==> flow/design.v <==
/*verilator lint_off UNUSEDSIGNAL*/
/*verilator lint_off MULTITOP*/
/*verilator lint_off WIDTH*//*verilator lint_off LATCH*/
module fadd_sub(
  input logic        clk_i,
  input logic [31:0] operand_a,
  input logic [31:0] operand_b,
  output logic[31:0] result_o
);
  logic [7:0]  a_exponent, b_exponent;             
  logic [7:0]  result_exponent;
  logic [23:0] a_mantissa, b_mantissa;             
  logic [24:0] result_mantissa;
  logic        a_sign, b_sign, result_sign;        
  logic [23:0] tmp_mantissa;
  logic [7:0]  in_e, out_e;
  logic [24:0] in_m, out_m;
  logic [7:0]  diff;
always_ff@(posedge(clk_i))
begin
  a_sign <= operand_a[31];
  b_sign <= operand_b[31];
  if(operand_a[30:23]==0)
    begin
      a_exponent <= (operand_a[22:0] != 0)? 8'b00000001 : 8'b00000000;
      a_mantissa <= {1'b0,operand_a[22:0]};
    end
  else
    begin
      a_exponent <= operand_a[30:23];
      a_mantissa <= {1'b1,operand_a[22:0]};
    end
  if(operand_b[30:23]==0)
    begin
      b_exponent <= (operand_b[22:0] != 0)? 8'b00000001 : 8'b00000000;
      b_mantissa <= {1'b0,operand_b[22:0]};
    end
  else
    begin
      b_exponent <= operand_b[30:23];
      b_mantissa <= {1'b1,operand_b[22:0]};
    end
end
always_comb
begin
  diff         = 8'd0;
  tmp_mantissa = 24'd0;
  if(a_exponent == b_exponent)
    begin
      result_exponent = a_exponent;
      if(a_sign == b_sign)                                                     
        begin
          result_sign           = a_sign;
          result_mantissa       = a_mantissa + b_mantissa;
        end
      else                                                                    
        begin
          if(a_mantissa > b_mantissa)
            begin
              result_sign     = a_sign;
              result_mantissa = a_mantissa - b_mantissa;
            end
          else
            begin
              result_sign     = b_sign;
              result_mantissa = b_mantissa - a_mantissa;
            end
        end
    end
  else                                                                               
    begin
      if(a_exponent > b_exponent)
        begin
          result_sign     = a_sign;
          result_exponent = a_exponent;
          diff            = a_exponent - b_exponent;
          tmp_mantissa    = b_mantissa >> diff;
          if(a_sign == b_sign)
            result_mantissa = a_mantissa + tmp_mantissa;
          else
            result_mantissa = a_mantissa - tmp_mantissa;
        end
      else
        begin
          result_sign      = b_sign;
          result_exponent  = b_exponent;
          diff             = b_exponent - a_exponent;
          tmp_mantissa     = a_mantissa >> diff;
          if(a_sign == b_sign)
            result_mantissa  = b_mantissa + tmp_mantissa;
          else
            result_mantissa  = b_mantissa - tmp_mantissa;
        end
    end
  if(result_mantissa[24]==1)
    begin
      result_exponent = result_exponent + 8'd1;
      result_mantissa = result_mantissa >> 1;
    end
  result_o = {result_sign, result_exponent, result_mantissa[22:0]};
end
endmodule
Hand-over note for fadd_sub

From RTL to reports: fadd_sub. Tool output for the design above before and after an edit, in the order of the flow. Lines under "unedited" count in the file above, lines under "edited" in the edited file. "difference" is "edited" less "unedited", of the values as shown; "relative change" is that difference over "unedited", in percent. Operators carry their Yosys type and port widths (W data, S select, Z words). Not given: n/a

Top module: fadd_sub. Clock port: clk_i. Cell library: sky130hd. Library corner: tt_025C_1v80.

Edit of the RTL. Unified diff, file above to edited file. This change comes from a script, not from a designer. The edited design behaves differently; no optimisation was intended.

```diff
@@ -86,5 +86,5 @@
           result_exponent  = b_exponent;
           diff             = b_exponent - a_exponent;
-          tmp_mantissa     = a_mantissa >> diff;
+          tmp_mantissa     = a_mantissa << diff;
           if(a_sign == b_sign)
             result_mantissa  = b_mantissa + tmp_mantissa;
```

After elaboration. Counts by Yosys on the flattened word-level netlist (proc, flatten, opt, wreduce; memories kept). Register bits leave out memories and registers merged into their read ports (data or address); mux counts leave out enables and synchronous resets folded into registers. Print and check cells are left out. Cells with the same type and inputs are merged into one.

Storage and ports: output and inout port bits (unedited 32, edited 32, difference 0, relative change 0.00%); register bits (unedited 66, edited 66, difference 0, relative change 0.00%); bits of input ports (unedited 65, edited 65, difference 0, relative change 0.00%); word-level cells (unedited 46, edited 46, difference 0, relative change 0.00%).

Cells by class: equal/unequal tests (unedited 2, edited 2, difference 0, relative change 0.00%); mux-type cells (unedited 20, edited 20, difference 0, relative change 0.00%); $add $sub $neg (unedited 10, edited 10, difference 0, relative change 0.00%); magnitude comparators (unedited 2, edited 2, difference 0, relative change 0.00%); shifts and indexed selects (unedited 2, edited 2, difference 0, relative change 0.00%); reduce/logical cells (unedited 4, edited 4, difference 0, relative change 0.00%).

Operator list: $shr A24 B8 Y24 (unedited 2, edited 1, difference -1, relative change -50.00%); $shl A24 B8 Y24 (unedited 0, edited 1, difference +1).

Operator kinds equal on both sides are left out: 15.

Depth. Depth = most cells in a row (Yosys ltp): at word level without a register or memory, in the mapped netlist without a sequential cell, where the memories' decode and read muxes count.

Logic depth: depth after elaboration (unedited 7, edited 7, difference 0, relative change 0.00%); ABC_AREA (unedited 0, edited 0); depth in mapped cells (unedited 40, edited 35, difference -5, relative change -12.50%); gate-level depth less buffers (unedited 34, edited 31, difference -3, relative change -8.82%).

Mapped cells and area. Source: synth_stat.txt of the flow (Yosys; design flattened, memories mapped). It holds for the ABC_AREA given above (unset counts as 0); a run with the other value may have another netlist.

Cell types: sky130_fd_sc_hd__mux2i_1 (unedited 59, edited 117, difference +58, relative change +98.31%); sky130_fd_sc_hd__a21oi_1 (unedited 119, edited 163, difference +44, relative change +36.97%); sky130_fd_sc_hd__nor2_1 (unedited 112, edited 147, difference +35, relative change +31.25%); sky130_fd_sc_hd__ha_1 (unedited 113, edited 140, difference +27, relative change +23.89%); sky130_fd_sc_hd__a21o_1 (unedited 26, edited 51, difference +25, relative change +96.15%); sky130_fd_sc_hd__xor2_1 (unedited 20, edited 42, difference +22, relative change +110.00%); sky130_fd_sc_hd__o211ai_1 (unedited 12, edited 34, difference +22, relative change +183.33%); sky130_fd_sc_hd__xnor2_1 (unedited 54, edited 73, difference +19, relative change +35.19%); sky130_fd_sc_hd__buf_2 (unedited 8, edited 23, difference +15, relative change +187.50%); sky130_fd_sc_hd__a211oi_1 (unedited 7, edited 22, difference +15, relative change +214.29%); sky130_fd_sc_hd__nand2_1 (unedited 125, edited 139, difference +14, relative change +11.20%); sky130_fd_sc_hd__o21bai_1 (unedited 22, edited 33, difference +11, relative change +50.00%); sky130_fd_sc_hd__a211o_1 (unedited 1, edited 10, difference +9, relative change +900.00%); sky130_fd_sc_hd__nor2b_1 (unedited 11, edited 19, difference +8, relative change +72.73%); sky130_fd_sc_hd__mux2_2 (unedited 7, edited 14, difference +7, relative change +100.00%); sky130_fd_sc_hd__and2_1 (unedited 5, edited 12, difference +7, relative change +140.00%); sky130_fd_sc_hd__buf_1 (unedited 4, edited 11, difference +7, relative change +175.00%); sky130_fd_sc_hd__nor3b_1 (unedited 0, edited 7, difference +7).

Cell types equal on both sides are left out: 15. Not every row of either side is listed.

Synthesis totals: sequential part of the area (um2) (unedited 1321.3, edited 1321.3, difference 0.0, relative change 0.00%); flip-flops (unedited 66, edited 66, difference 0, relative change 0.00%); synthesis area (um2) (unedited 10412.5, edited 13513.0, difference +3100.5, relative change +29.78%); cells in the netlist (unedited 1402, edited 1815, difference +413, relative change +29.46%); buffer cells (unedited 83, edited 107, difference +24, relative change +28.92%).

Timing after synthesis. Source: OpenSTA report_checks on the synthesized netlist (no wires, ideal clock, input and output delay 20% of the period each), path of least setup slack; recovery checks are left aside. Register names are those of the netlist, which keeps one name where synthesis merged equal registers.

Timing path post-synthesis: path type (unedited reg-to-output, edited reg-to-output); from (unedited reg a_exponent[0], edited reg a_exponent[0]); to (unedited out result_o[30], edited out result_o[11]); path delay (ns) (unedited 7.356, edited 6.851, difference -0.505, relative change -6.87%); buffers on the path (unedited 2, edited 6, difference +4, relative change +200.00%); clock period (ns) (unedited 12.0, edited 12.0, difference 0.0, relative change 0.00%); setup slack (ns) (unedited 2.244, edited 2.749, difference +0.505); required time (ns) (unedited 9.600, edited 9.600, difference 0.000, relative change 0.00%); external output delay (ns) (unedited 2.400, edited 2.400, difference 0.000, relative change 0.00%); arrival time (ns) (unedited 7.356, edited 6.851, difference -0.505, relative change -6.87%); launch time at the first pin (ns) (unedited 0.000, edited 0.000, difference 0.000); driving pins on the path (unedited 37, edited 33, difference -4, relative change -10.81%); period reached after synthesis (ns) (unedited 9.756, edited 9.251, difference -0.505, relative change -5.18%).

"path delay" is the arrival time less input delay plus setup time. A path that ends at an output port has no setup time. "driving pins on the path" counts driving pins, that of a launching flip-flop among them; a cell with two outputs on the path counts twice. "period reached after synthesis" = period - worst setup slack (recovery checks aside). The figure is calculated, with input and output delays left at 20% of the set period. The rows between start and end are the longest chain of elaborated cells between them; the timing report does not say that the signal goes this way. Where chains are equally long, one stands for them. A line is the first line of the expression or statement that the cell stems from. Yosys adds cells for indexed reads and writes and turns some case tables into memories.

On the way, post-synthesis, unedited:
Cell sequence: sky130_fd_sc_hd__dfxtp_1 sky130_fd_sc_hd__inv_1 sky130_fd_sc_hd__ha_1 sky130_fd_sc_hd__fa_1 sky130_fd_sc_hd__nand3b_1 sky130_fd_sc_hd__a21oi_1 sky130_fd_sc_hd__o21a_4 sky130_fd_sc_hd__buf_8 sky130_fd_sc_hd__mux4_1 sky130_fd_sc_hd__mux2i_2 sky130_fd_sc_hd__mux2i_1 sky130_fd_sc_hd__a22oi_1 sky130_fd_sc_hd__o21ai_0 sky130_fd_sc_hd__inv_1 sky130_fd_sc_hd__ha_1 sky130_fd_sc_hd__inv_1 sky130_fd_sc_hd__or4_4 sky130_fd_sc_hd__nor3_4 sky130_fd_sc_hd__nand2_1 sky130_fd_sc_hd__or2_2 sky130_fd_sc_hd__a22oi_1 sky130_fd_sc_hd__o32ai_1 sky130_fd_sc_hd__ha_1 sky130_fd_sc_hd__a21o_1 sky130_fd_sc_hd__a21oi_1 sky130_fd_sc_hd__nor2_1 sky130_fd_sc_hd__a21oi_1 sky130_fd_sc_hd__o211a_1 sky130_fd_sc_hd__o31ai_1 sky130_fd_sc_hd__a21oi_1 sky130_fd_sc_hd__nand3_1 sky130_fd_sc_hd__o22ai_1 sky130_fd_sc_hd__o21bai_1 sky130_fd_sc_hd__nor3_1 sky130_fd_sc_hd__buf_4 sky130_fd_sc_hd__nor4_2 sky130_fd_sc_hd__xnor2_1. Under length of the longest elaborated chain stands 7. The entry for elaborated cells between the ends (all ways) reads 18. The entry for RTL lines with such cells reads 14. Classes of those cells: 7 x add/sub; 1 x compare; 1 x eq/ne; 2 x shift; 7 x mux.

RTL lines, path post-synthesis, unedited: start: declaration (RTL line 10) `logic [7:0]  a_exponent, b_exponent;`; start: assignment (RTL line 25) `a_exponent <= (operand_a[22:0] != 0)? 8'b00000001 : 8'b00000000;`; start: assignment (RTL line 30) `a_exponent <= operand_a[30:23];`; $sub A8 B8 Y8 (RTL line 87) `diff             = b_exponent - a_exponent;`; $shr A24 B8 Y24 (RTL line 88) `tmp_mantissa     = a_mantissa >> diff;`; $sub A24 B24 Y25 (RTL line 92) `result_mantissa  = b_mantissa - tmp_mantissa;`; $mux W25 (RTL line 89) `if(a_sign == b_sign)`; $mux W25 (RTL line 72) `if(a_exponent > b_exponent)`; $mux W25 (RTL line 48) `if(a_exponent == b_exponent)`; $mux W8 (RTL line 95) `if(result_mantissa[24]==1)`; end: declaration (RTL line 8) `output logic[31:0] result_o`.

On the way, post-synthesis, edited:
Cell sequence: sky130_fd_sc_hd__dfxtp_1 sky130_fd_sc_hd__inv_1 sky130_fd_sc_hd__ha_1 sky130_fd_sc_hd__inv_1 sky130_fd_sc_hd__fa_1 sky130_fd_sc_hd__buf_2 sky130_fd_sc_hd__buf_2 sky130_fd_sc_hd__buf_2 sky130_fd_sc_hd__buf_2 sky130_fd_sc_hd__mux4_2 sky130_fd_sc_hd__nand2_1 sky130_fd_sc_hd__nand3_1 sky130_fd_sc_hd__nand3_1 sky130_fd_sc_hd__a211o_1 sky130_fd_sc_hd__ha_1 sky130_fd_sc_hd__nor3b_1 sky130_fd_sc_hd__or4b_1 sky130_fd_sc_hd__buf_2 sky130_fd_sc_hd__nor3b_1 sky130_fd_sc_hd__nor2_1 sky130_fd_sc_hd__xor2_1 sky130_fd_sc_hd__ha_1 sky130_fd_sc_hd__and3_1 sky130_fd_sc_hd__nand2_1 sky130_fd_sc_hd__a21oi_1 sky130_fd_sc_hd__o21ai_0 sky130_fd_sc_hd__a31oi_1 sky130_fd_sc_hd__or3_1 sky130_fd_sc_hd__a21oi_1 sky130_fd_sc_hd__or4_4 sky130_fd_sc_hd__nor3_4 sky130_fd_sc_hd__buf_4 sky130_fd_sc_hd__mux2i_1. Under length of the longest elaborated chain stands 7. The entry for elaborated cells between the ends (all ways) reads 15. The entry for RTL lines with such cells reads 13. Classes of those cells: 6 x add/sub; 1 x compare; 1 x eq/ne; 2 x shift; 5 x mux.

RTL lines, path post-synthesis, edited: start: declaration (RTL line 10) `logic [7:0]  a_exponent, b_exponent;`; start: assignment (RTL line 25) `a_exponent <= (operand_a[22:0] != 0)? 8'b00000001 : 8'b00000000;`; start: assignment (RTL line 30) `a_exponent <= operand_a[30:23];`; $sub A8 B8 Y8 (RTL line 87) `diff             = b_exponent - a_exponent;`; $shl A24 B8 Y24 (RTL line 88) `tmp_mantissa     = a_mantissa << diff;`; $sub A24 B24 Y25 (RTL line 92) `result_mantissa  = b_mantissa - tmp_mantissa;`; $mux W25 (RTL line 89) `if(a_sign == b_sign)`; $mux W25 (RTL line 72) `if(a_exponent > b_exponent)`; $mux W25 (RTL line 48) `if(a_exponent == b_exponent)`; $mux W23 (RTL line 95) `if(result_mantissa[24]==1)`; end: declaration (RTL line 8) `output logic[31:0] result_o`.

Worst path after layout. From the final timing report of each run of pair A: the path of least setup slack in the routed layout; clock arrival at registers is part of the times.

Timing path post-layout: path type (unedited reg-to-output, edited reg-to-output); from (unedited reg a_exponent[0], edited reg a_exponent[2]); to (unedited out result_o[13], edited out result_o[7]); required time (ns) (unedited 9.60, edited 9.60, difference 0.00, relative change 0.00%); launch time at the first pin (ns) (unedited 0.35, edited 0.36, difference +0.01, relative change +2.86%); clock period (ns) (unedited 12.0, edited 12.0, difference 0.0, relative change 0.00%); external output delay (ns) (unedited 2.40, edited 2.40, difference 0.00, relative change 0.00%); arrival time (ns) (unedited 9.10, edited 8.94, difference -0.16, relative change -1.76%); driving pins on the path (unedited 37, edited 30, difference -7, relative change -18.92%); setup slack (ns) (unedited 0.50, edited 0.66, difference +0.16); buffers on the path (unedited 4, edited 2, difference -2, relative change -50.00%).

The rows between start and end are the longest chain of elaborated cells between them; the timing report does not say that the signal goes this way. Where chains are equally long, one stands for them.

On the way, post-layout, unedited:
Cell sequence: sky130_fd_sc_hd__dfxtp_1 sky130_fd_sc_hd__inv_1 sky130_fd_sc_hd__ha_1 sky130_fd_sc_hd__fa_1 sky130_fd_sc_hd__nand3b_1 sky130_fd_sc_hd__a21oi_4 sky130_fd_sc_hd__o21a_4 sky130_fd_sc_hd__buf_4 sky130_fd_sc_hd__mux4_2 sky130_fd_sc_hd__mux2i_1 sky130_fd_sc_hd__mux2i_1 sky130_fd_sc_hd__a22oi_1 sky130_fd_sc_hd__o21ai_0 sky130_fd_sc_hd__inv_1 sky130_fd_sc_hd__ha_1 sky130_fd_sc_hd__inv_1 sky130_fd_sc_hd__or4_4 sky130_fd_sc_hd__nor3_4 sky130_fd_sc_hd__nand2_1 sky130_fd_sc_hd__or2_2 sky130_fd_sc_hd__a22oi_1 sky130_fd_sc_hd__o32ai_1 sky130_fd_sc_hd__ha_1 sky130_fd_sc_hd__a21o_1 sky130_fd_sc_hd__a21oi_1 sky130_fd_sc_hd__nor2_1 sky130_fd_sc_hd__a21oi_1 sky130_fd_sc_hd__o211a_1 sky130_fd_sc_hd__o31ai_1 sky130_fd_sc_hd__a21oi_2 sky130_fd_sc_hd__buf_4 sky130_fd_sc_hd__o22ai_1 sky130_fd_sc_hd__o21bai_2 sky130_fd_sc_hd__nor3_2 sky130_fd_sc_hd__buf_4 sky130_fd_sc_hd__mux2i_1 sky130_fd_sc_hd__clkdlybuf4s50_1. Under length of the longest elaborated chain stands 7. The entry for elaborated cells between the ends (all ways) reads 15. The entry for RTL lines with such cells reads 13. Classes of those cells: 6 x add/sub; 1 x compare; 1 x eq/ne; 2 x shift; 5 x mux.

RTL lines, path post-layout, unedited: start: declaration (RTL line 10) `logic [7:0]  a_exponent, b_exponent;`; start: assignment (RTL line 25) `a_exponent <= (operand_a[22:0] != 0)? 8'b00000001 : 8'b00000000;`; start: assignment (RTL line 30) `a_exponent <= operand_a[30:23];`; $sub A8 B8 Y8 (RTL line 87) `diff             = b_exponent - a_exponent;`; $shr A24 B8 Y24 (RTL line 88) `tmp_mantissa     = a_mantissa >> diff;`; $sub A24 B24 Y25 (RTL line 92) `result_mantissa  = b_mantissa - tmp_mantissa;`; $mux W25 (RTL line 89) `if(a_sign == b_sign)`; $mux W25 (RTL line 72) `if(a_exponent > b_exponent)`; $mux W25 (RTL line 48) `if(a_exponent == b_exponent)`; $mux W23 (RTL line 95) `if(result_mantissa[24]==1)`; end: declaration (RTL line 8) `output logic[31:0] result_o`.

On the way, post-layout, edited:
Cell sequence: sky130_fd_sc_hd__dfxtp_1 sky130_fd_sc_hd__inv_1 sky130_fd_sc_hd__ha_1 sky130_fd_sc_hd__and3b_1 sky130_fd_sc_hd__or2_1 sky130_fd_sc_hd__xnor2_4 sky130_fd_sc_hd__nor2_1 sky130_fd_sc_hd__nand3_1 sky130_fd_sc_hd__or2_2 sky130_fd_sc_hd__ha_1 sky130_fd_sc_hd__inv_1 sky130_fd_sc_hd__a31oi_1 sky130_fd_sc_hd__nand2_1 sky130_fd_sc_hd__a21oi_1 sky130_fd_sc_hd__and2_1 sky130_fd_sc_hd__a21oi_1 sky130_fd_sc_hd__xnor2_1 sky130_fd_sc_hd__ha_1 sky130_fd_sc_hd__o211ai_1 sky130_fd_sc_hd__or2_2 sky130_fd_sc_hd__o31ai_1 sky130_fd_sc_hd__o211ai_1 sky130_fd_sc_hd__and2_1 sky130_fd_sc_hd__nand3_1 sky130_fd_sc_hd__mux2i_1 sky130_fd_sc_hd__or4_4 sky130_fd_sc_hd__nor3_4 sky130_fd_sc_hd__buf_12 sky130_fd_sc_hd__mux2_2 sky130_fd_sc_hd__clkdlybuf4s50_1. Under length of the longest elaborated chain stands 7. The entry for elaborated cells between the ends (all ways) reads 15. The entry for RTL lines with such cells reads 13. Classes of those cells: 6 x add/sub; 1 x compare; 1 x eq/ne; 2 x shift; 5 x mux.

RTL lines, path post-layout, edited: start: declaration (RTL line 10) `logic [7:0]  a_exponent, b_exponent;`; start: assignment (RTL line 25) `a_exponent <= (operand_a[22:0] != 0)? 8'b00000001 : 8'b00000000;`; start: assignment (RTL line 30) `a_exponent <= operand_a[30:23];`; $sub A8 B8 Y8 (RTL line 87) `diff             = b_exponent - a_exponent;`; $shl A24 B8 Y24 (RTL line 88) `tmp_mantissa     = a_mantissa << diff;`; $sub A24 B24 Y25 (RTL line 92) `result_mantissa  = b_mantissa - tmp_mantissa;`; $mux W25 (RTL line 89) `if(a_sign == b_sign)`; $mux W25 (RTL line 72) `if(a_exponent > b_exponent)`; $mux W25 (RTL line 48) `if(a_exponent == b_exponent)`; $mux W23 (RTL line 95) `if(result_mantissa[24]==1)`; end: declaration (RTL line 8) `output logic[31:0] result_o`.

Measured runs. Runs of the flow (Yosys, OpenROAD) on both versions; the two runs of a pair have the same settings. The constraints put input and output delay at 20% of the set period each and load the outputs with 0.01 pF.

Flow settings, pair A:
The figure for CORE_UTILIZATION is 40. period_ns: 12.0. CAP_MARGIN: 20. For CORE_MARGIN the number is 2. The entry for SLEW_MARGIN reads 20.

Results, pair A: lowest hold slack (ns) (unedited 2.489, edited 2.476, difference -0.013); synthesized cell area (um2) (unedited 10412.5, edited 13513.0, difference +3100.5, relative change +29.78%); total power after layout (mW) (unedited 2.390, edited 2.369, difference -0.021, relative change -0.88%); worst slack on setup checks (ns) (unedited 0.495, edited 0.657, difference +0.162); die area (um2) (unedited 27337.3, edited 35268.8, difference +7931.5, relative change +29.01%); sum of negative setup slack (ns) (unedited 0.000, edited 0.000, difference 0.000); period reached (ns) (unedited 11.505, edited 11.343, difference -0.162, relative change -1.41%); standard-cell area after layout (um2) (unedited 12060.3, edited 15097.0, difference +3036.7, relative change +25.18%); utilization (%) (unedited 46.7, edited 45.2, difference -1.5).

Flow settings, pair B:
ABC_AREA: 1. CELL_PAD_IN_SITES_GLOBAL_PLACEMENT: 2. For CORE_ASPECT_RATIO the number is 1.8. For CORE_MARGIN the number is 6. The figure for CORE_UTILIZATION is 39. Under CTS_CLUSTER_DIAMETER stands 241. For CTS_CLUSTER_SIZE the number is 70. Under GPL_ROUTABILITY_DRIVEN stands 0. MAX_ROUTING_LAYER: met5. Under PLACE_DENSITY_LB_ADDON stands 0.02. SETUP_SLACK_MARGIN: -0.09. The entry for SLEW_MARGIN reads 10. period_ns: 12.4. CAP_MARGIN: 20.

Results, pair B: lowest hold slack (ns) (unedited 2.565, edited 2.571, difference +0.006); synthesized cell area (um2) (unedited 11195.7, edited 13528.0, difference +2332.3, relative change +20.83%); total power after layout (mW) (unedited 2.444, edited 2.616, difference +0.172, relative change +7.04%); worst slack on setup checks (ns) (unedited 1.000, edited 1.438, difference +0.438); die area (um2) (unedited 33093.7, edited 39495.2, difference +6401.5, relative change +19.34%); sum of negative setup slack (ns) (unedited 0.000, edited 0.000, difference 0.000); period reached (ns) (unedited 11.400, edited 10.962, difference -0.438, relative change -3.84%); standard-cell area after layout (um2) (unedited 12613.3, edited 14905.5, difference +2292.2, relative change +18.17%); utilization (%) (unedited 45.0, edited 43.6, difference -1.4).

"period reached": clock period set for the run, less the worst setup slack. It is reckoned from that one timing run; input and output delays stay at 20% of the period that was set. By "total power after layout" is meant OpenSTA's value without simulated activity: inputs other than the clock are taken to toggle once in ten clock periods, and the tool carries that through the logic.

End of note.
